==> flow/design.v <==
`timescale 1ns / 1ps
module ALU_microprocessor (
  input      [ 5:0]   alu_ctrl  ,
  input      [31:0]   in_1      ,
  input      [31:0]   in_2      ,
  input               alu_clk   ,
  output reg [31:0]   alu_rslt  ,
  output     [ 4:0]   alu_checks             
);
reg             N;                           
reg             Z;                           
reg             C;                           
reg             V;                           
reg             P;                           
always @(posedge alu_clk) begin
  case(alu_ctrl)
    5'd0 :  begin   
      {C,alu_rslt} = in_1 + in_2;            
      Z            = (alu_rslt==32'b0);
      N            = alu_rslt[31];
      V            = in_1[31]&&(in_2[31])&&(!alu_rslt[31]) || (!in_1[31])&&(!in_2[31])&&alu_rslt[31];
      P            = ^alu_rslt;
    end
    5'd1 :  begin   
      {C,alu_rslt} = in_1 + (-in_2);         
      C            = !C;
      Z            = (alu_rslt==32'b0);
      N            = alu_rslt[31];
      V            = in_1[31]&&(!in_2[31])&&(!alu_rslt[31]) || (!in_1[31])&&(in_2[31])&&alu_rslt[31];
      P            = ^alu_rslt;
    end
    5'd2 :  begin
      alu_rslt = in_1;                       
      Z        = (alu_rslt==32'b0);
      N        = alu_rslt[31];
      V        = 0;    
      C        = 0;
      P        = ^alu_rslt;
    end
     5'd3 :  begin
      alu_rslt = in_2;                       
      Z        = (alu_rslt==32'b0);
      N        = alu_rslt[31];
      V        = 0;    
      C        = 0;
      P        = ^alu_rslt;
    end
     5'd4 :  begin
      {C,alu_rslt} = in_1 + 1;               
      Z        = (alu_rslt==32'b0);
      N        = alu_rslt[31];
      V        = 0;
      P        = ^alu_rslt;    
    end
    5'd5 :  begin
      {C,alu_rslt} = in_2 + 1;               
      Z        = (alu_rslt==32'b0);
      N        = alu_rslt[31];
      V        = 0;   
      P        = ^alu_rslt; 
    end
    5'd6 :  begin
      alu_rslt = in_1 - 1;                   
      Z        = (alu_rslt==32'b0);
      N        = alu_rslt[31];
      V        = 0;    
      C        = alu_rslt[31];
      P        = ^alu_rslt;
    end
    5'd7 :  begin
      alu_rslt = in_2 - 1;                   
      Z        = (alu_rslt==32'b0);
      N        = alu_rslt[31];
      V        = 0;    
      C        = alu_rslt[31];
      P        = ^alu_rslt;
    end
    5'd8 :  begin   
      alu_rslt = in_1 & in_2;                
      Z        = (alu_rslt==32'b0);
      N        = alu_rslt[31];
      C        = 0;                          
      V        = 0;                          
      P        = ^alu_rslt;
    end
    5'd9 :  begin  
      alu_rslt = in_1 | in_2;                
      Z        = (alu_rslt==32'b0);
      N        = alu_rslt[31];
      V        = 0;                          
      C        = 0;                          
      P        = ^alu_rslt;
    end
    5'd10:  begin  
      alu_rslt = ~(in_1 & in_2);             
      Z        = (alu_rslt==32'b0);
      N        = alu_rslt[31];
      V        = 0;                          
      C        = 0;                          
      P        = ^alu_rslt;
    end
    5'd11:  begin  
      alu_rslt = ~(in_1 | in_2);             
      Z        = (alu_rslt==32'b0);
      N        = alu_rslt[31];
      V        = 0;                          
      C        = 0;                          
      P        = ^alu_rslt;
    end
    5'd12:  begin  
      alu_rslt = ~(in_1 ^ in_2);             
      Z        = (alu_rslt==32'b0);
      N        = alu_rslt[31];
      V        = 0;                          
      C        = 0;                          
      P        = ^alu_rslt;
    end
    5'd13:  begin  
      alu_rslt = in_1 ^ in_2;                
      Z        = (alu_rslt==32'b0);
      N        = alu_rslt[31];
      V        = 0;                          
      C        = 0;                          
      P        = ^alu_rslt;
    end
    5'd14:  begin  
      alu_rslt = ~in_1;                      
      Z        = (alu_rslt==32'b0);
      N        = alu_rslt[31];
      V        = 0;                          
      C        = 0;                          
      P        = ^alu_rslt;
    end
    5'd15:  begin  
      alu_rslt = ~in_2;                      
      Z        = (alu_rslt==32'b0);
      N        = alu_rslt[31];
      V        = 0;                          
      C        = 0;                          
      P        = ^alu_rslt;
    end
    5'd16:  begin
      alu_rslt = in_1 << 1;                  
      Z        = (alu_rslt==32'b0);
      N        = alu_rslt[31];
      V        = 0;                          
      C        = alu_rslt[31];
      P        = ^alu_rslt;
    end
    5'd17:  begin
      alu_rslt = in_2 << 1;                  
      Z        = (alu_rslt==32'b0);
      N        = alu_rslt[31];
      V        = 0;                          
      C        = alu_rslt[31];
      P        = ^alu_rslt;
    end
    5'd18:  begin
      alu_rslt = in_1 >> 1;                  
      Z        = (alu_rslt==32'b0);
      N        = alu_rslt[31];
      V        = 0;                          
      C        = alu_rslt[0];
      P        = ^alu_rslt;
    end
    5'd19:  begin
      alu_rslt = in_1 >> 1;                  
      Z        = (alu_rslt==32'b0);
      N        = alu_rslt[31];
      V        = 0;                          
      C        = alu_rslt[0];
      P        = ^alu_rslt;
    end
    5'd20:  begin
      alu_rslt = {in_1[30:0], in_1[31]};     
      Z        = (alu_rslt==32'b0);
      N        = 0;                          
      V        = 0;                          
      C        = 0;                          
      P        = ^alu_rslt;
    end
    5'd21:  begin
      alu_rslt = {in_2[30:0], in_2[31]};     
      Z        = (alu_rslt==32'b0);
      N        = 0;                          
      V        = 0;                          
      C        = 0;                          
      P        = ^alu_rslt;
    end
    5'd22:  begin
      alu_rslt = {in_1[0], in_1[31:1]};      
      Z        = (alu_rslt==32'b0);
      N        = 0;                          
      V        = 0;                          
      C        = 0;                          
      P        = ^alu_rslt;
    end
    5'd23:  begin
      alu_rslt = {in_2[0], in_2[31:1]};      
      Z        = (alu_rslt==32'b0);
      N        = 0;                          
      V        = 0;                          
      C        = 0;                          
      P        = ^alu_rslt;
    end
    default:  begin                          
      alu_rslt = 0; 
      {P,N,Z,C,V}= 5'b00100;                    
    end
  endcase  
end  
assign alu_checks = {P,V,Z,C,N};               
endmodule  
# Step by step through the tools: ALU_microprocessor
# Tool output for the design above, in the order of the flow.
# Line numbers count from 1 in the design file above.
# Operators: Yosys type, input widths -> output width; for muxes data width and select width s.
# Library cell names are shortened.
# The mark -- stands for no value.
[inputs]
top_module = "ALU_microprocessor"
clock = "alu_clk"
library = "sky130hd"
corner = "tt_025C_1v80"

# Word-level counts
# Source: Yosys, flattened and elaborated, memories not mapped. Widths are those after wreduce; folded enables and synchronous resets count as part of the registers. Registers that Yosys merges into a memory's read port (data or address) are not register bits. Print and check cells do not count.
[bits]
reg_bits = 37
inputBits = 71
output_inout_bits = 37
[classes]
n_addsub = 7
n_eq = 23
mux = 6
n_logic = 8
reduce_and_logical = 61
[op_table]
columns = ["op", "count"]
rows = [
  ["$logic_not 32->1", 23],
  ["$pmux 32 s23", 1],
  ["$reduce_xor 32->1", 19],
  ["$not 32->32", 5],
  ["$add 32x1->33 const B", 2],
  ["$sub 32x1->32 const B", 2],
  ["$eq 6x4->1 const B", 8],
  ["$eq 6x5->1 const B", 8],
  ["$add 32x32->33", 1],
  ["$add 32x33->33", 1],
  ["$neg 32->33", 1],
  ["$and 32x32->32", 1],
  ["$or 32x32->32", 1],
  ["$xor 32x32->32", 1],
  ["$eq 6x3->1 const B", 4],
  ["$pmux 1 s23", 1],
  ["$pmux 1 s19", 1],
  ["$pmux 1 s18", 1],
  ["$eq 6x2->1 const B", 2],
  ["$pmux 1 s9", 1],
  ["$logic_and 1x1->1", 8],
  ["$reduce_or 3->1", 2],
  ["$eq 6x1->1 const B", 1],
  ["$logic_not 6->1", 1],
  ["$logic_not 1->1", 5],
  ["$logic_or 1x1->1", 2],
  ["$reduce_or 2->1", 1],
  ["$pmux 1 s2", 1],
]

# Depth
# Longest topological path by Yosys (ltp), each cell counted once; first at word level (registers and memories cut), then after technology mapping (sequential cells cut; the memories' decode and read muxes count).
[logic_depth]
depth_word = 6
abc_area = 0
ltp_mapped = 22
ltp_nobuf = 21

# After synthesis
# The flow's flattened synthesis, as Yosys stat reports it; memories are mapped. The netlist is that of the ABC_AREA named above (0 if unset); the other value can give another one.
[mapped]
cell_count = 2342
mapped_area_um2 = 18057.3
ffs = 37
[types]
columns = ["cell_type", "count", "area_total_um2"]
rows = [
  ["ha_1", 437, 5.47E+03],
  ["xnor2_1", 379, 3.32E+03],
  ["dfxtp_1", 37, 740.71],
  ["inv_1", 175, 656.88],
  ["nand2_1", 170, 638.112],
  ["a21oi_1", 103, 515.494],
  ["o21ai_0", 103, 515.494],
  ["nor2_1", 133, 499.229],
  ["nand4_1", 75, 469.2],
  ["o221ai_1", 38, 332.819],
  ["nand3_1", 59, 295.283],
  ["mux2i_1", 28, 280.269],
  ["o22ai_1", 43, 269.008],
  ["clkbuf_1", 64, 240.23],
  ["xor2_1", 27, 236.477],
  ["nor3_1", 47, 235.226],
  ["a222oi_1", 23, 230.221],
  ["a221oi_1", 26, 227.718],
]
# Not listed: further types 77, cells in them 375.

# Worst setup path after synthesis
# Source: OpenSTA report_checks on the synthesized netlist (no wires, ideal clock, input and output delay 20% of the period each), path of least setup slack; recovery checks are left aside. Register names are those of the netlist, which keeps one name where synthesis merged equal registers.
[synth_path]
path_type = "input-to-reg"
startpoint = "input port in_1[2]"
endpoint = "register P"
clock_period_ns = 7.0
t_first_pin_ns = 1.400
arrival_ns = 5.587
t_required_ns = 6.867
slack_ns = 1.279
path_delay_ns = 4.320
driving_pins = 21
n_path_buf = 1
period_less_setup_slack_ns = 5.721
# "path_delay_ns" is the arrival time less input delay plus setup time.
# "driving_pins" counts driving pins, that of a launching flip-flop among them; a cell with two outputs on the path counts twice.
# "period_less_setup_slack_ns" = period - worst setup slack (recovery checks aside). The figure is calculated, with input and output delays left at 20% of the set period.
# The rows between start and end are the longest chain of elaborated cells between them; the timing report does not say that the signal goes this way. Where chains are equally long, one stands for them.
# Each line given opens the expression or statement behind the cell; cells for indexed reads and writes are added by Yosys, which also makes memories of some case tables.
# At most two assigning lines are given for a register; there are more.
[synth_between]
path_cell_list = "clkbuf_1 inv_1 ha_1 ha_1 a221oi_2 o211ai_1 a221oi_2 o21ai_2 o31ai_4 a41o_1 o21ai_0 xnor2_1 ha_1 xnor2_1 xnor2_1 xnor2_1 xnor2_1 a32oi_1 o21ai_0 nor4_1 o211ai_2"
elab_chain_len = 4
cone_cells = 26
[synth_lines]
columns = ["element", "line_no", "text"]
rows = [
  ["start: declaration", 4, "input      [31:0]   in_1      ,"],
  ["$xor 32x32->32", 111, "alu_rslt = ~(in_1 ^ in_2);"],
  ["$not 32->32", 111, ""],
  ["$reduce_xor 32->1", 116, "P        = ^alu_rslt;"],
  ["$pmux 1 s19", 16, "case(alu_ctrl)"],
  ["end: assignment", 22, "P            = ^alu_rslt;"],
  ["end: assignment", 30, "P            = ^alu_rslt;"],
  ["end: declaration", 14, "reg             P;"],
]

# Path in the finished layout
# Path of least setup slack in the final report of flow run A (OpenROAD, finished layout, wires in). Where an end is a register, its clock arrival counts in the times.
[layout_path]
path_type = "input-to-reg"
startpoint = "input port in_1[0]"
endpoint = "register P"
clock_period_ns = 7.0
t_first_pin_ns = 1.40
arrival_ns = 6.71
t_required_ns = 7.19
slack_ns = 0.48
driving_pins = 20
n_path_buf = 1
# The rows between start and end are the longest chain of elaborated cells between them; the timing report does not say that the signal goes this way. Where chains are equally long, one stands for them.
# At most two assigning lines are given for a register; there are more.
[layout_between]
path_cell_list = "clkdlybuf4s50_1 ha_1 fa_1 a221oi_2 o211ai_1 a221oi_2 o21ai_2 o31ai_4 a41o_1 o21ai_0 xnor2_1 ha_1 xnor2_1 xnor2_1 xnor2_1 xnor2_1 a32oi_1 o21ai_0 nor4_1 o211ai_2"
elab_chain_len = 4
cone_cells = 25
[layout_lines]
columns = ["element", "line_no", "text"]
rows = [
  ["start: declaration", 4, "input      [31:0]   in_1      ,"],
  ["$xor 32x32->32", 111, "alu_rslt = ~(in_1 ^ in_2);"],
  ["$not 32->32", 111, ""],
  ["$reduce_xor 32->1", 116, "P        = ^alu_rslt;"],
  ["$pmux 1 s19", 16, "case(alu_ctrl)"],
  ["end: assignment", 22, "P            = ^alu_rslt;"],
  ["end: assignment", 30, "P            = ^alu_rslt;"],
  ["end: declaration", 14, "reg             P;"],
]

# Record of 5 stored runs of the RTL-to-layout flow on ALU_microprocessor, platform sky130hd. The runs are unordered. Constraints: input delay and output delay 20% of the set period each, output load 0.01 pF.
# "worst_setup_path_time_ns": the worst setup path's part of the clock period (all of it between registers, 20% less for each end at a port) less its slack. A launch clock that arrives late makes it longer, a capture clock that arrives late makes it shorter.

[[run]]
name = "flow run A"
[run.settings]
CORE_MARGIN = 3
GPL_ROUTABILITY_DRIVEN = 0
HOLD_SLACK_MARGIN = 0.22
TNS_END_PERCENT = 80
period_ns = 7.0
CAP_MARGIN = 20
CORE_UTILIZATION = 40
SLEW_MARGIN = 20
[run.results]
finalUtil_frac = 0.459
synthArea_um2 = 18057.3
worst_setup_path_time_ns = 5.12
critical_path_kind = "input-to-reg"
ws_setup_ns = 0.483
final_setup_tns_ns = 0.000
ws_hold_ns = 1.885
die_area_um2 = 47729.1

[[run]]
name = "flow run B"
[run.settings]
CELL_PAD_IN_SITES_DETAIL_PLACEMENT = 2
CORE_MARGIN = 2
CORE_UTILIZATION = 54
GPL_ROUTABILITY_DRIVEN = 0
HOLD_SLACK_MARGIN = 0.16
PLACE_DENSITY = 0.66
TNS_END_PERCENT = 35
period_ns = 9.84
CAP_MARGIN = 20
SLEW_MARGIN = 20
[run.results]
outcome = "not finished: placement ended with error DPL-0033"

[[run]]
name = "flow run C"
[run.settings]
period_ns = 7.0
CAP_MARGIN = 20
CORE_MARGIN = 2
CORE_UTILIZATION = 40
SLEW_MARGIN = 20
[run.results]
worst_setup_path_time_ns = 5.30
critical_path_kind = "input-to-reg"
die_area_um2 = 46859.3
ws_hold_ns = 1.729
finalUtil_frac = 0.467
synthArea_um2 = 18057.3
final_setup_tns_ns = 0.000
ws_setup_ns = 0.295

[[run]]
name = "flow run D"
[run.settings]
SETUP_SLACK_MARGIN = 0.61
period_ns = 6.87
CAP_MARGIN = 20
CORE_MARGIN = 2
CORE_UTILIZATION = 40
SLEW_MARGIN = 20
[run.results]
finalUtil_frac = 0.474
die_area_um2 = 46859.3
final_setup_tns_ns = 0.000
synthArea_um2 = 18057.3
ws_setup_ns = 0.783
ws_hold_ns = 1.872
worst_setup_path_time_ns = 4.71
critical_path_kind = "input-to-reg"

[[run]]
name = "flow run E"
[run.settings]
CAP_MARGIN = 15
CELL_PAD_IN_SITES_DETAIL_PLACEMENT = 1
CELL_PAD_IN_SITES_GLOBAL_PLACEMENT = 3
CORE_ASPECT_RATIO = 1.73
CORE_MARGIN = 3
CORE_UTILIZATION = 49
CTS_CLUSTER_DIAMETER = 55
CTS_CLUSTER_SIZE = 59
GPL_ROUTABILITY_DRIVEN = 0
GPL_TIMING_DRIVEN = 0
HOLD_SLACK_MARGIN = -0.08
MAX_ROUTING_LAYER = "met5"
MIN_ROUTING_LAYER = "met2"
PLACE_DENSITY_LB_ADDON = 0.05
SLEW_MARGIN = 30
period_ns = 7.0
[run.results]
outcome = "not finished: placement ended with error FLW-0024"
